==> flow/design.v <==
`timescale 1ns/1ps
module SIMD(clk,rst,opcode,funct3,funct7,rd_data1,rd_data2,rd_data3,w_add,immed,instrc_add,wr_add,wr_data );
input clk;   
input rst;   
input [6:0] opcode;  
input [2:0] funct3;  
input [6:0] funct7;  
input [15:0] rd_data1;   
input [15:0] rd_data2;   
input [15:0] rd_data3;   
input [4:0] w_add;   
input [11:0] immed;  
output [6:0]instrc_add;
output [4:0] wr_add;     
output [15:0] wr_data;   
wire [1:0]mode;
reg [12:0]op;
wire [3:0]scr_r;
wire scr;
wire [2:0]op_r;
wire [1:0]mac_hl;
wire [15:0]sig_ex;
wire [6:0]n_instrc_add;
wire [1:0]alu_mode;
wire [12:0]alu_op;
wire alu_scr;
wire signed[15:0]source1;
wire [15:0]data2;
wire signed[15:0]source3;
wire [15:0]exsig_data;
wire signed[15:0]source2;
wire signed[7:0]source1_8_1;
wire signed[7:0]source1_8_2;
wire signed[7:0]source2_8_1;
wire signed[7:0]source2_8_2;
wire signed[7:0]source3_8_1;
wire signed[7:0]source3_8_2;
wire signed[3:0]source1_4_1;
wire signed[3:0]source1_4_2;
wire signed[3:0]source1_4_3;
wire signed[3:0]source1_4_4;
wire signed[3:0]source2_4_1;
wire signed[3:0]source2_4_2;
wire signed[3:0]source2_4_3;
wire signed[3:0]source2_4_4;
wire signed[3:0]source3_4_1;
wire signed[3:0]source3_4_2;
wire signed[3:0]source3_4_3;
wire signed[3:0]source3_4_4;
reg [15:0]result_reg;
reg [31:0]mul_reg;
reg[91:0] pip_reg;
reg [6:0] instrc_add;  
assign scr_r=opcode[3:0];
assign op_r=opcode[6:4];
assign mac_hl=funct7[1:0];
always @(posedge clk)
    begin
        if(!rst)
            instrc_add<=0;
        else
            instrc_add<=n_instrc_add;
    end
assign mode=(funct3==3'b001)? 2'b01:
            (funct3==3'b010)? 2'b10:
            (funct3==3'b100)? 2'b11:2'b00;
assign scr=(scr_r==4'b0011)? 1:0;
always @ (opcode or funct7 or mac_hl)
    begin
        case (opcode)
            7'b0111011:begin
                            case(funct7)
                                7'b0000000: op=13'b0000_0000_0000_1;  
                                7'b0100000: op=13'b0000_0000_0001_0;  
                                7'b1000001: op=13'b0000_0000_0010_0;  
                                7'b1000010: op=13'b0000_0000_0100_0;  
                                7'b0001000: op=13'b0000_0000_1000_0;  
                                7'b0010000: op=13'b0000_0001_0000_0;  
                                7'b0011000: op=13'b0000_0010_0000_0;  
                                7'b0110000: op=13'b0000_0100_0000_0;  
                                default:op=13'b0000_0000_0000_0;  
                            endcase
                        end
             7'b1001011:begin
                            case(mac_hl)
                                2'b01:op=13'b0000_1000_0000_0;  
                                2'b10:op=13'b0001_0000_0000_0;  
                                default:op=13'b0000_0000_0000_0;  
                            endcase
                        end
             7'b0100011:op=13'b0010_0000_0000_0;  
             7'b1100011:op=13'b0100_0000_0000_0;  
             7'b1010011:op=13'b1000_0000_0000_0;  
             default:op=13'b0000_0000_0000_0;  
        endcase                                   
    end
assign sig_ex={{4{immed[10]}},immed};
assign n_instrc_add=instrc_add+3'b100;
always @(posedge clk)
    begin
        if(!rst)
            pip_reg <=0;
        else
            begin
                pip_reg[1:0]<=mode;  
                pip_reg[14:2]<=op;  
                pip_reg[15]<=scr;  
                pip_reg[31:16]<= rd_data1;  
                pip_reg[47:32]<= rd_data2;  
                pip_reg[63:48]<= rd_data3;  
                pip_reg[68:64]<= w_add;  
                pip_reg[91:76]<= sig_ex; 
            end 
    end
assign alu_mode=pip_reg[1:0];
assign alu_op=pip_reg[14:2];
assign alu_scr=pip_reg[15];
assign source1=pip_reg[31:16];
assign data2=pip_reg[47:32];
assign source3=pip_reg[63:48];
assign wr_add=pip_reg[68:64];
assign exsig_data=pip_reg[91:76];
assign source2=(alu_scr==1'b0)? data2:exsig_data;
assign source1_8_1=source1[7:0];
assign source1_8_2=source1[15:8];
assign source2_8_1=source2[7:0];
assign source2_8_2=source2[15:8];
assign source3_8_1=source3[7:0];
assign source3_8_2=source3[15:8];
assign source1_4_1=source1[3:0];
assign source1_4_2=source1[7:4];
assign source1_4_3=source1[11:8];
assign source1_4_4=source1[15:12];
assign source2_4_1=source2[3:0];
assign source2_4_2=source2[7:4];
assign source2_4_3=source2[11:8];
assign source2_4_4=source2[15:12];
assign source3_4_1=source3[3:0];
assign source3_4_2=source3[7:4];
assign source3_4_3=source3[11:8];
assign source3_4_4=source3[15:12];
always @(alu_op or alu_mode or source1 or source2 or source3 or source1_8_1 or source1_8_2 or 
         source2_8_1 or source2_8_2 or source3_8_1 or source3_8_2 or source1_4_1 or source1_4_2 or
         source1_4_3 or source1_4_4 or source2_4_1 or source2_4_2 or source2_4_3 or source2_4_4 or
         source3_4_1 or source3_4_2 or source3_4_3 or source3_4_3 or source3_4_4)
    begin
        mul_reg=0;
        result_reg=0;
        case(alu_op)
           13'b0000_0000_0000_1:begin
                                    case(alu_mode)
                                        2'b01:result_reg=source1+source2;  
                                        2'b10:result_reg={source1_8_2+source2_8_2,source1_8_1+source2_8_1};  
                                        2'b11:result_reg={source1_4_4+source2_4_4,source1_4_3+source2_4_3,source1_4_2+source2_4_2,source1_4_1+source2_4_1};  
                                        default:result_reg=0;
                                    endcase
                                end
           13'b0000_0000_0001_0:begin
                                    case(alu_mode)
                                        2'b01:result_reg=source1-source2;  
                                        2'b10:result_reg={source1_8_2-source2_8_2,source1_8_1-source2_8_1};  
                                        2'b11:result_reg={source1_4_4-source2_4_4,source1_4_3-source2_4_3,source1_4_2-source2_4_2,source1_4_1-source2_4_1};  
                                        default:result_reg=0;                       
                                    endcase
                                end
           13'b0000_0000_0010_0:begin
                                    case(alu_mode)
                                        2'b01:begin
                                                mul_reg=source1*source2;  
                                                result_reg=mul_reg[15:0];  
                                              end
                                        2'b10:begin
                                                mul_reg[15:0]=source1_8_1*source2_8_1;  
                                                mul_reg[31:16]=source1_8_2*source2_8_2;
                                                result_reg={mul_reg[23:16],mul_reg[7:0]}; 
                                              end
                                        2'b11:begin
                                                mul_reg[7:0]=source1_4_1*source2_4_1;  
                                                mul_reg[15:8]=source1_4_2*source2_4_2;
                                                mul_reg[23:16]=source1_4_3*source2_4_3;
                                                mul_reg[31:24]=source1_4_4*source2_4_4;
                                                result_reg={mul_reg[27:24],mul_reg[19:16],mul_reg[11:8],mul_reg[3:0]}; 
                                              end
                                        default:begin
                                                    result_reg=0;
                                                    mul_reg=0;
                                                end
                                    endcase
                                end
           13'b0000_0000_0100_0:begin
                                    case(alu_mode)
                                        2'b01:begin 
                                                mul_reg=source1*source2;  
                                                result_reg=mul_reg[31:16];  
                                              end
                                        2'b10:begin
                                                mul_reg[15:0]=source1_8_1*source2_8_1;  
                                                mul_reg[31:16]=source1_8_2*source2_8_2;
                                                result_reg={mul_reg[31:24],mul_reg[15:8]}; 
                                              end
                                        2'b11:begin
                                                mul_reg[7:0]=source1_4_1*source2_4_1;  
                                                mul_reg[15:8]=source1_4_2*source2_4_2;
                                                mul_reg[23:16]=source1_4_3*source2_4_3;
                                                mul_reg[31:24]=source1_4_4*source2_4_4;
                                                result_reg={mul_reg[31:28],mul_reg[23:20],mul_reg[15:12],mul_reg[7:4]}; 
                                              end
                                        default:begin
                                                    result_reg=0;
                                                    mul_reg=0;
                                                end
                                    endcase
                                end
           13'b0000_0000_1000_0:result_reg=source1&source2;  
           13'b0000_0001_0000_0:result_reg=source1|source2;  
           13'b0000_0010_0000_0:result_reg=source1^source2;  
           13'b0000_0100_0000_0:result_reg=~source1;  
           13'b0000_1000_0000_0:begin
                                    case(alu_mode)
                                        2'b01:begin
                                                mul_reg=source1*source2+{{16{1'b0}},source3};  
                                                result_reg=mul_reg[15:0];  
                                              end
                                        2'b10:begin
                                                mul_reg[15:0]=source1_8_1*source2_8_1+{{8{1'b0}},source3_8_1};  
                                                mul_reg[31:16]=source1_8_2*source2_8_2+{{8{1'b0}},source3_8_2};
                                                result_reg={mul_reg[23:16],mul_reg[7:0]}; 
                                              end
                                        2'b11:begin
                                                mul_reg[7:0]=source1_4_1*source2_4_1+{{4{1'b0}},source3_4_1};  
                                                mul_reg[15:8]=source1_4_2*source2_4_2+{{4{1'b0}},source3_4_2};
                                                mul_reg[23:16]=source1_4_3*source2_4_3+{{4{1'b0}},source3_4_3};
                                                mul_reg[31:24]=source1_4_4*source2_4_4+{{4{1'b0}},source3_4_4};
                                                result_reg={mul_reg[27:24],mul_reg[19:16],mul_reg[11:8],mul_reg[3:0]}; 
                                              end
                                        default:begin
                                                    result_reg=0;
                                                    mul_reg=0;
                                                end
                                    endcase
                                end
           13'b0001_0000_0000_0:begin
                                    case(alu_mode)
                                        2'b01:begin
                                                mul_reg=source1*source2+{{16{1'b0}},source3};  
                                                result_reg=mul_reg[31:16];  
                                              end
                                        2'b10:begin
                                                mul_reg[15:0]=source1_8_1*source2_8_1+{{8{1'b0}},source3_8_1};  
                                                mul_reg[31:16]=source1_8_2*source2_8_2+{{8{1'b0}},source3_8_2};
                                                result_reg={mul_reg[31:24],mul_reg[15:8]}; 
                                              end
                                        2'b11:begin
                                                mul_reg[7:0]=source1_4_1*source2_4_1+{{4{1'b0}},source3_4_1};  
                                                mul_reg[15:8]=source1_4_2*source2_4_2+{{4{1'b0}},source3_4_2};
                                                mul_reg[23:16]=source1_4_3*source2_4_3+{{4{1'b0}},source3_4_3};
                                                mul_reg[31:24]=source1_4_4*source2_4_4+{{4{1'b0}},source3_4_4};
                                                result_reg={mul_reg[31:28],mul_reg[23:20],mul_reg[15:12],mul_reg[7:4]}; 
                                              end
                                        default:begin
                                                    result_reg=0;
                                                    mul_reg=0;
                                                end                                    
                                    endcase
                                end
           13'b0010_0000_0000_0:result_reg=(source1<<source2);  
           13'b0100_0000_0000_0:result_reg=(source1>>source2);  
           13'b1000_0000_0000_0:result_reg=(source1<<<source2);  
           default:result_reg=0;
        endcase
    end
assign wr_data=result_reg;
endmodule
### Reports on SIMD

What the tools print for SIMD, step after step.
Line numbers count from 1 in the design file above.
Library cell names are shortened.
The mark n/a stands for no value.

| set-up | value |
|---|---|
| top | SIMD |
| clock input | clk |
| standard-cell library | sky130hd |
| timing corner | tt_025C_1v80 |

### After elaboration

Yosys after proc, flatten, opt, wreduce and memory -nomap, before mapping. Enables and synchronous resets that opt folds into registers are not counted as muxes. Memory bits, and registers merged into a memory's read port (data or address), are not among the register bits. Print and check cells are not counted.

| cells by class | value |
|---|---|
| $add $sub $neg | 22 |
| multiply operators | 14 |
| eq/ne operators | 34 |
| shift operators | 3 |
| multiplexer cells | 15 |
| bitwise operators | 5 |
| reduce/logical cells | 2 |

Operators with widths:

| cell | number |
|---|---|
| multiplier 16 x 16 -> 32 bit | 2 |
| multiplier 8 x 8 -> 16 bit | 4 |
| case mux 16 bit (select 3 bit) | 6 |
| multiplier 4 x 4 -> 8 bit | 8 |
| case mux 16 bit (select 13 bit) | 1 |
| case mux 13 bit (select 5 bit) | 1 |
| case mux 8 bit (select 8 bit) | 1 |
| equality test 7 bit with constant B | 5 |
| adder 16 x 8 -> 16 bit | 2 |
| adder 32 x 16 -> 32 bit | 1 |
| adder 8 x 4 -> 8 bit | 4 |
| equality test 7 x 6 -> 1 bit with constant B | 4 |
| case mux 10 bit (select 2 bit) | 1 |
| adder 16 bit | 1 |
| subtractor 16 bit | 1 |
| bitwise AND 16 bit | 1 |
| OR 16 bit | 1 |
| XOR 16 bit | 1 |
| << shifter 16 x 16 -> 16 bit | 1 |
| >> shifter 16 x 16 -> 16 bit | 1 |
| <<< shifter 16 x 16 -> 16 bit | 1 |
| inverter 16 bit | 1 |
| adder 4 bit | 4 |
| subtractor 4 bit | 4 |
| adder 8 bit | 2 |
| subtractor 8 bit | 2 |
| 2-to-1 mux 16 bit | 1 |
| equality test 7 x 5 -> 1 bit with constant B | 2 |

Not listed: further kinds 26, cells in them 31.

| word-level totals | value |
|---|---|
| bits in registers | 89 |
| input bits | 84 |

### Depth

Yosys ltp: most cells in a row. Word level: on the elaborated netlist, between registers, memories and ports. Mapped: between sequential cells and ports; inverters and the memories' decode and read muxes count.

| depth | value |
|---|---|
| depth after elaboration | 5 |
| ABC_AREA | 0 |
| mapped depth | 32 |
| gate-level depth less buffers | 28 |

### Mapped cells and area

Source: synth_stat.txt of the flow (Yosys; design flattened, memories mapped). It holds for the ABC_AREA given above (unset counts as 0); a run with the other value may have another netlist.

Cell types:

| cell | number |
|---|---|
| fa_1 | 593 |
| ha_1 | 401 |
| inv_1 | 925 |
| dfxtp_1 | 86 |
| nand2_1 | 288 |
| xnor2_1 | 115 |
| nor2_1 | 267 |
| a21oi_1 | 170 |
| o21ai_0 | 108 |
| and2_1 | 81 |
| xor2_1 | 53 |
| clkbuf_1 | 113 |
| mux2i_1 | 40 |
| a21o_1 | 41 |
| nor3_1 | 54 |
| a211oi_1 | 35 |
| nand3_1 | 52 |
| o211ai_1 | 27 |

Not listed: further types 63, cells in them 452.

| mapped netlist | value |
|---|---|
| cells in the netlist | 3901 |
| synthesis area | 33084.2 um2 |
| area of sequential cells | 1721.7 um2 |
| flip-flop cells | 86 |
| buffer cells | 135 |

### Path before layout

Source: OpenSTA report_checks on the synthesized netlist (no wires, ideal clock, input and output delay 20% of the period each), path of least setup slack; recovery checks are left aside. Register names are those of the netlist, which keeps one name where synthesis merged equal registers.

| path post-synthesis | value |
|---|---|
| path kind | flip-flop to output port |
| from | register pip_reg[15] |
| to | output port wr_data[14] |
| period | 10.6 ns |
| external output delay | 2.120 ns |
| arrival time | 7.891 ns |
| data required time | 8.480 ns |
| setup slack | 0.589 ns |
| path delay | 7.891 ns |
| stages | 28 |
| buffers on the path | 4 |
| synthesis period reached | 10.011 ns |

"path delay" = arrival - input delay + setup time.
A path that ends at an output port has no setup time.
"stages" counts driving pins, that of a launching flip-flop among them; a cell with two outputs on the path counts twice.
"synthesis period reached" is the clock period less the worst setup slack; recovery checks do not enter. This is arithmetic on one report: input and output delays are still those of the set period (20% each).
The rows between start and end are the longest chain of elaborated cells between them; the timing report does not say that the signal goes this way. Where chains are equally long, one stands for them.
Each line given opens the expression or statement behind the cell; cells for indexed reads and writes are added by Yosys, which also makes memories of some case tables.

| on the way, post-synthesis | value |
|---|---|
| path through | dfxtp_1 -> buf_6 -> buf_2 -> buf_1 -> mux2i_1 -> clkinv_1 -> clkbuf_1 -> nand2_1 -> fa_1 -> fa_1 -> inv_1 -> fa_1 -> inv_1 -> fa_1 -> inv_1 -> fa_1 -> fa_1 -> ha_1 -> a21oi_1 -> o221ai_1 -> a221o_1 -> a221oi_1 -> o21ai_0 -> a2111oi_0 -> nand4_1 -> a2111oi_0 -> nand3_1 -> a211o_1 |
| length of the longest elaborated chain | 5 |
| elaborated cells between the ends (all ways) | 29 |
| those cells by class | 9 x add/sub; 6 x mul; 3 x shift; 8 x mux; 3 x logic |

Ends and longest elaborated chain, post-synthesis:

| element | RTL line | text |
|---|---|---|
| from (decl) | 52 | `reg[91:0] pip_reg;` |
| from (assign) | 102 | `pip_reg <=0;` |
| from (assign) | 107 | `pip_reg[15]<=scr;` |
| 2-to-1 mux 16 bit | 123 | `assign source2=(alu_scr==1'b0)? data2:exsig_data;` |
| multiplier 4 x 4 -> 8 bit | 257 | `mul_reg[31:24]=source1_4_4*source2_4_4+{{4{1'b0}},source3_4_4};` |
| adder 8 x 4 -> 8 bit | 257 |  |
| case mux 16 bit (select 3 bit) | 243 | `case(alu_mode)` |
| case mux 16 bit (select 13 bit) | 149 | `case(alu_op)` |
| to (decl) | 15 | `output [15:0] wr_data;` |

### Worst path after layout

From the final timing report of run 1: the path of least setup slack in the routed layout; clock arrival at registers is part of the times.

| path after layout | value |
|---|---|
| path kind | flip-flop to output port |
| from | register pip_reg[15] |
| to | output port wr_data[14] |
| period | 8.75 ns |
| external output delay | 1.75 ns |
| arrival time | 7.95 ns |
| data required time | 7.00 ns |
| setup slack | -0.95 ns |
| stages | 37 |
| buffers on the path | 20 |

The rows between start and end are the longest chain of elaborated cells between them; the timing report does not say that the signal goes this way. Where chains are equally long, one stands for them.

| on the way, after layout | value |
|---|---|
| path through | dfxtp_4 -> buf_12 -> buf_6 -> mux2i_4 -> inv_4 -> buf_12 -> nand2_8 -> inv_4 -> fa_2 -> fa_2 -> fa_2 -> fa_1 -> inv_1 -> fa_1 -> fa_1 -> inv_1 -> ha_4 -> nand4b_1 -> buf_4 -> buf_4 -> buf_4 -> buf_4 -> buf_4 -> buf_4 -> buf_4 -> buf_4 -> buf_4 -> buf_4 -> buf_4 -> buf_4 -> buf_4 -> buf_4 -> buf_4 -> o21ai_1 -> buf_4 -> a211o_1 -> buf_2 |
| length of the longest elaborated chain | 5 |
| elaborated cells between the ends (all ways) | 29 |
| those cells by class | 9 x add/sub; 6 x mul; 3 x shift; 8 x mux; 3 x logic |

Ends and longest elaborated chain, after layout:

| element | RTL line | text |
|---|---|---|
| from (decl) | 52 | `reg[91:0] pip_reg;` |
| from (assign) | 102 | `pip_reg <=0;` |
| from (assign) | 107 | `pip_reg[15]<=scr;` |
| 2-to-1 mux 16 bit | 123 | `assign source2=(alu_scr==1'b0)? data2:exsig_data;` |
| multiplier 4 x 4 -> 8 bit | 257 | `mul_reg[31:24]=source1_4_4*source2_4_4+{{4{1'b0}},source3_4_4};` |
| adder 8 x 4 -> 8 bit | 257 |  |
| case mux 16 bit (select 3 bit) | 243 | `case(alu_mode)` |
| case mux 16 bit (select 13 bit) | 149 | `case(alu_op)` |
| to (decl) | 15 | `output [15:0] wr_data;` |

Ticket comment

Top module SIMD; platform sky130hd; tools Yosys and OpenROAD; 3 stored runs in no particular order. Input and output delays are each 20% of the period that was set; the output load is 0.01 pF.
"achieved clock period" = clock period - worst setup slack. The figure is calculated, with input and output delays left at 20% of the set period.
"critical setup path time": the worst setup path's part of the clock period (all of it between registers, 20% less for each end at a port) less its slack. A launch clock that arrives late makes it longer, a capture clock that arrives late makes it shorter.
"overall power" rests on the timing tool's default activity at the inputs, not on a simulated workload.

## Run 1

==> flow/run.sh <==
#!/bin/bash
# the make line also repeats the synthesis and layout settings of config.mk as NAME=value (left out here)
make -C /OpenROAD-flow-scripts/flow DESIGN_CONFIG=/design/flow/config.mk WORK_HOME=/design/flow/orfs CLKGATE_MAP_FILE= finish
==> flow/config.mk <==
export PLATFORM = sky130hd
export DESIGN_NAME = SIMD
export DESIGN_NICKNAME = SIMD
export VERILOG_FILES = /design/flow/design.v
export SDC_FILE = /design/flow/constraint.sdc
export NUM_CORES = 4
export LEC_CHECK = 0
export CAP_MARGIN = 20
export CELL_PAD_IN_SITES_DETAIL_PLACEMENT = 0
export CELL_PAD_IN_SITES_GLOBAL_PLACEMENT = 3
export CORE_ASPECT_RATIO = 1.6
export CORE_MARGIN = 6
export CORE_UTILIZATION = 15
export CTS_CLUSTER_SIZE = 70
export GPL_ROUTABILITY_DRIVEN = 1
export HOLD_SLACK_MARGIN = 0.17
export MIN_ROUTING_LAYER = met2
export PLACE_DENSITY_LB_ADDON = 0.06
export SLEW_MARGIN = 20
==> flow/constraint.sdc <==
create_clock -name core_clock -period 8.75 [get_ports {clk}]
set_input_delay 1.7500 -clock core_clock [delete_from_list [all_inputs] [get_ports {clk}]]
set_output_delay 1.7500 -clock core_clock [all_outputs]
set_load 0.01 [all_outputs]

| result of run 1 | value |
|---|---|
| netlist area reported by Yosys | 33084.2 um2 |
| die size | 232287.0 um2 |
| standard-cell area after layout | 48733.0 um2 |
| utilization after routing | 22.3 % |
| worst setup slack after layout | -0.955 ns |
| post-route setup TNS | -11.843 ns |
| smallest hold slack | 0.484 ns |
| overall power | 7526 µW |
| achieved clock period | 9.705 ns |
| critical setup path time | 7.95 ns |
| kind of the worst setup path | flip-flop to output port |

## Run 2

==> flow/run.sh <==
#!/bin/bash
# the make line also repeats the synthesis and layout settings of config.mk as NAME=value (left out here)
make -C /OpenROAD-flow-scripts/flow DESIGN_CONFIG=/design/flow/config.mk WORK_HOME=/design/flow/orfs CLKGATE_MAP_FILE= finish
==> flow/config.mk <==
export PLATFORM = sky130hd
export DESIGN_NAME = SIMD
export DESIGN_NICKNAME = SIMD
export VERILOG_FILES = /design/flow/design.v
export SDC_FILE = /design/flow/constraint.sdc
export NUM_CORES = 4
export LEC_CHECK = 0
export ABC_AREA = 0
export CAP_MARGIN = 20
export CELL_PAD_IN_SITES_GLOBAL_PLACEMENT = 1
export CORE_ASPECT_RATIO = 0.73
export CORE_MARGIN = 2
export CORE_UTILIZATION = 33
export CTS_CLUSTER_SIZE = 35
export GPL_TIMING_DRIVEN = 0
export MAX_ROUTING_LAYER = met4
export MIN_ROUTING_LAYER = met2
export PLACE_DENSITY = 0.63
export SETUP_SLACK_MARGIN = 1.18
export SLEW_MARGIN = 35
export TNS_END_PERCENT = 35
==> flow/constraint.sdc <==
create_clock -name core_clock -period 18.5 [get_ports {clk}]
set_input_delay 3.7000 -clock core_clock [delete_from_list [all_inputs] [get_ports {clk}]]
set_output_delay 3.7000 -clock core_clock [all_outputs]
set_load 0.01 [all_outputs]

Run 2: no final report: routing broke off with GRT-0116

## Run 3

==> flow/run.sh <==
#!/bin/bash
# the make line also repeats the synthesis and layout settings of config.mk as NAME=value (left out here)
make -C /OpenROAD-flow-scripts/flow DESIGN_CONFIG=/design/flow/config.mk WORK_HOME=/design/flow/orfs CLKGATE_MAP_FILE= finish
==> flow/config.mk <==
export PLATFORM = sky130hd
export DESIGN_NAME = SIMD
export DESIGN_NICKNAME = SIMD
export VERILOG_FILES = /design/flow/design.v
export SDC_FILE = /design/flow/constraint.sdc
export NUM_CORES = 4
export LEC_CHECK = 0
export CAP_MARGIN = 20
export CORE_MARGIN = 7
export CORE_UTILIZATION = 33
export CTS_CLUSTER_SIZE = 20
export GPL_TIMING_DRIVEN = 0
export PLACE_DENSITY = 0.81
export SETUP_SLACK_MARGIN = 0.7
export SLEW_MARGIN = 20
==> flow/constraint.sdc <==
create_clock -name core_clock -period 18.5 [get_ports {clk}]
set_input_delay 3.7000 -clock core_clock [delete_from_list [all_inputs] [get_ports {clk}]]
set_output_delay 3.7000 -clock core_clock [all_outputs]
set_load 0.01 [all_outputs]

| result of run 3 | value |
|---|---|
| netlist area reported by Yosys | 33084.2 um2 |
| die size | 109316.0 um2 |
| standard-cell area after layout | 36268.5 um2 |
| utilization after routing | 36.7 % |
| worst setup slack after layout | 3.052 ns |
| post-route setup TNS | 0.000 ns |
| smallest hold slack | 0.483 ns |
| overall power | 2115 µW |
| achieved clock period | 15.448 ns |
| critical setup path time | 11.75 ns |
| kind of the worst setup path | flip-flop to output port |
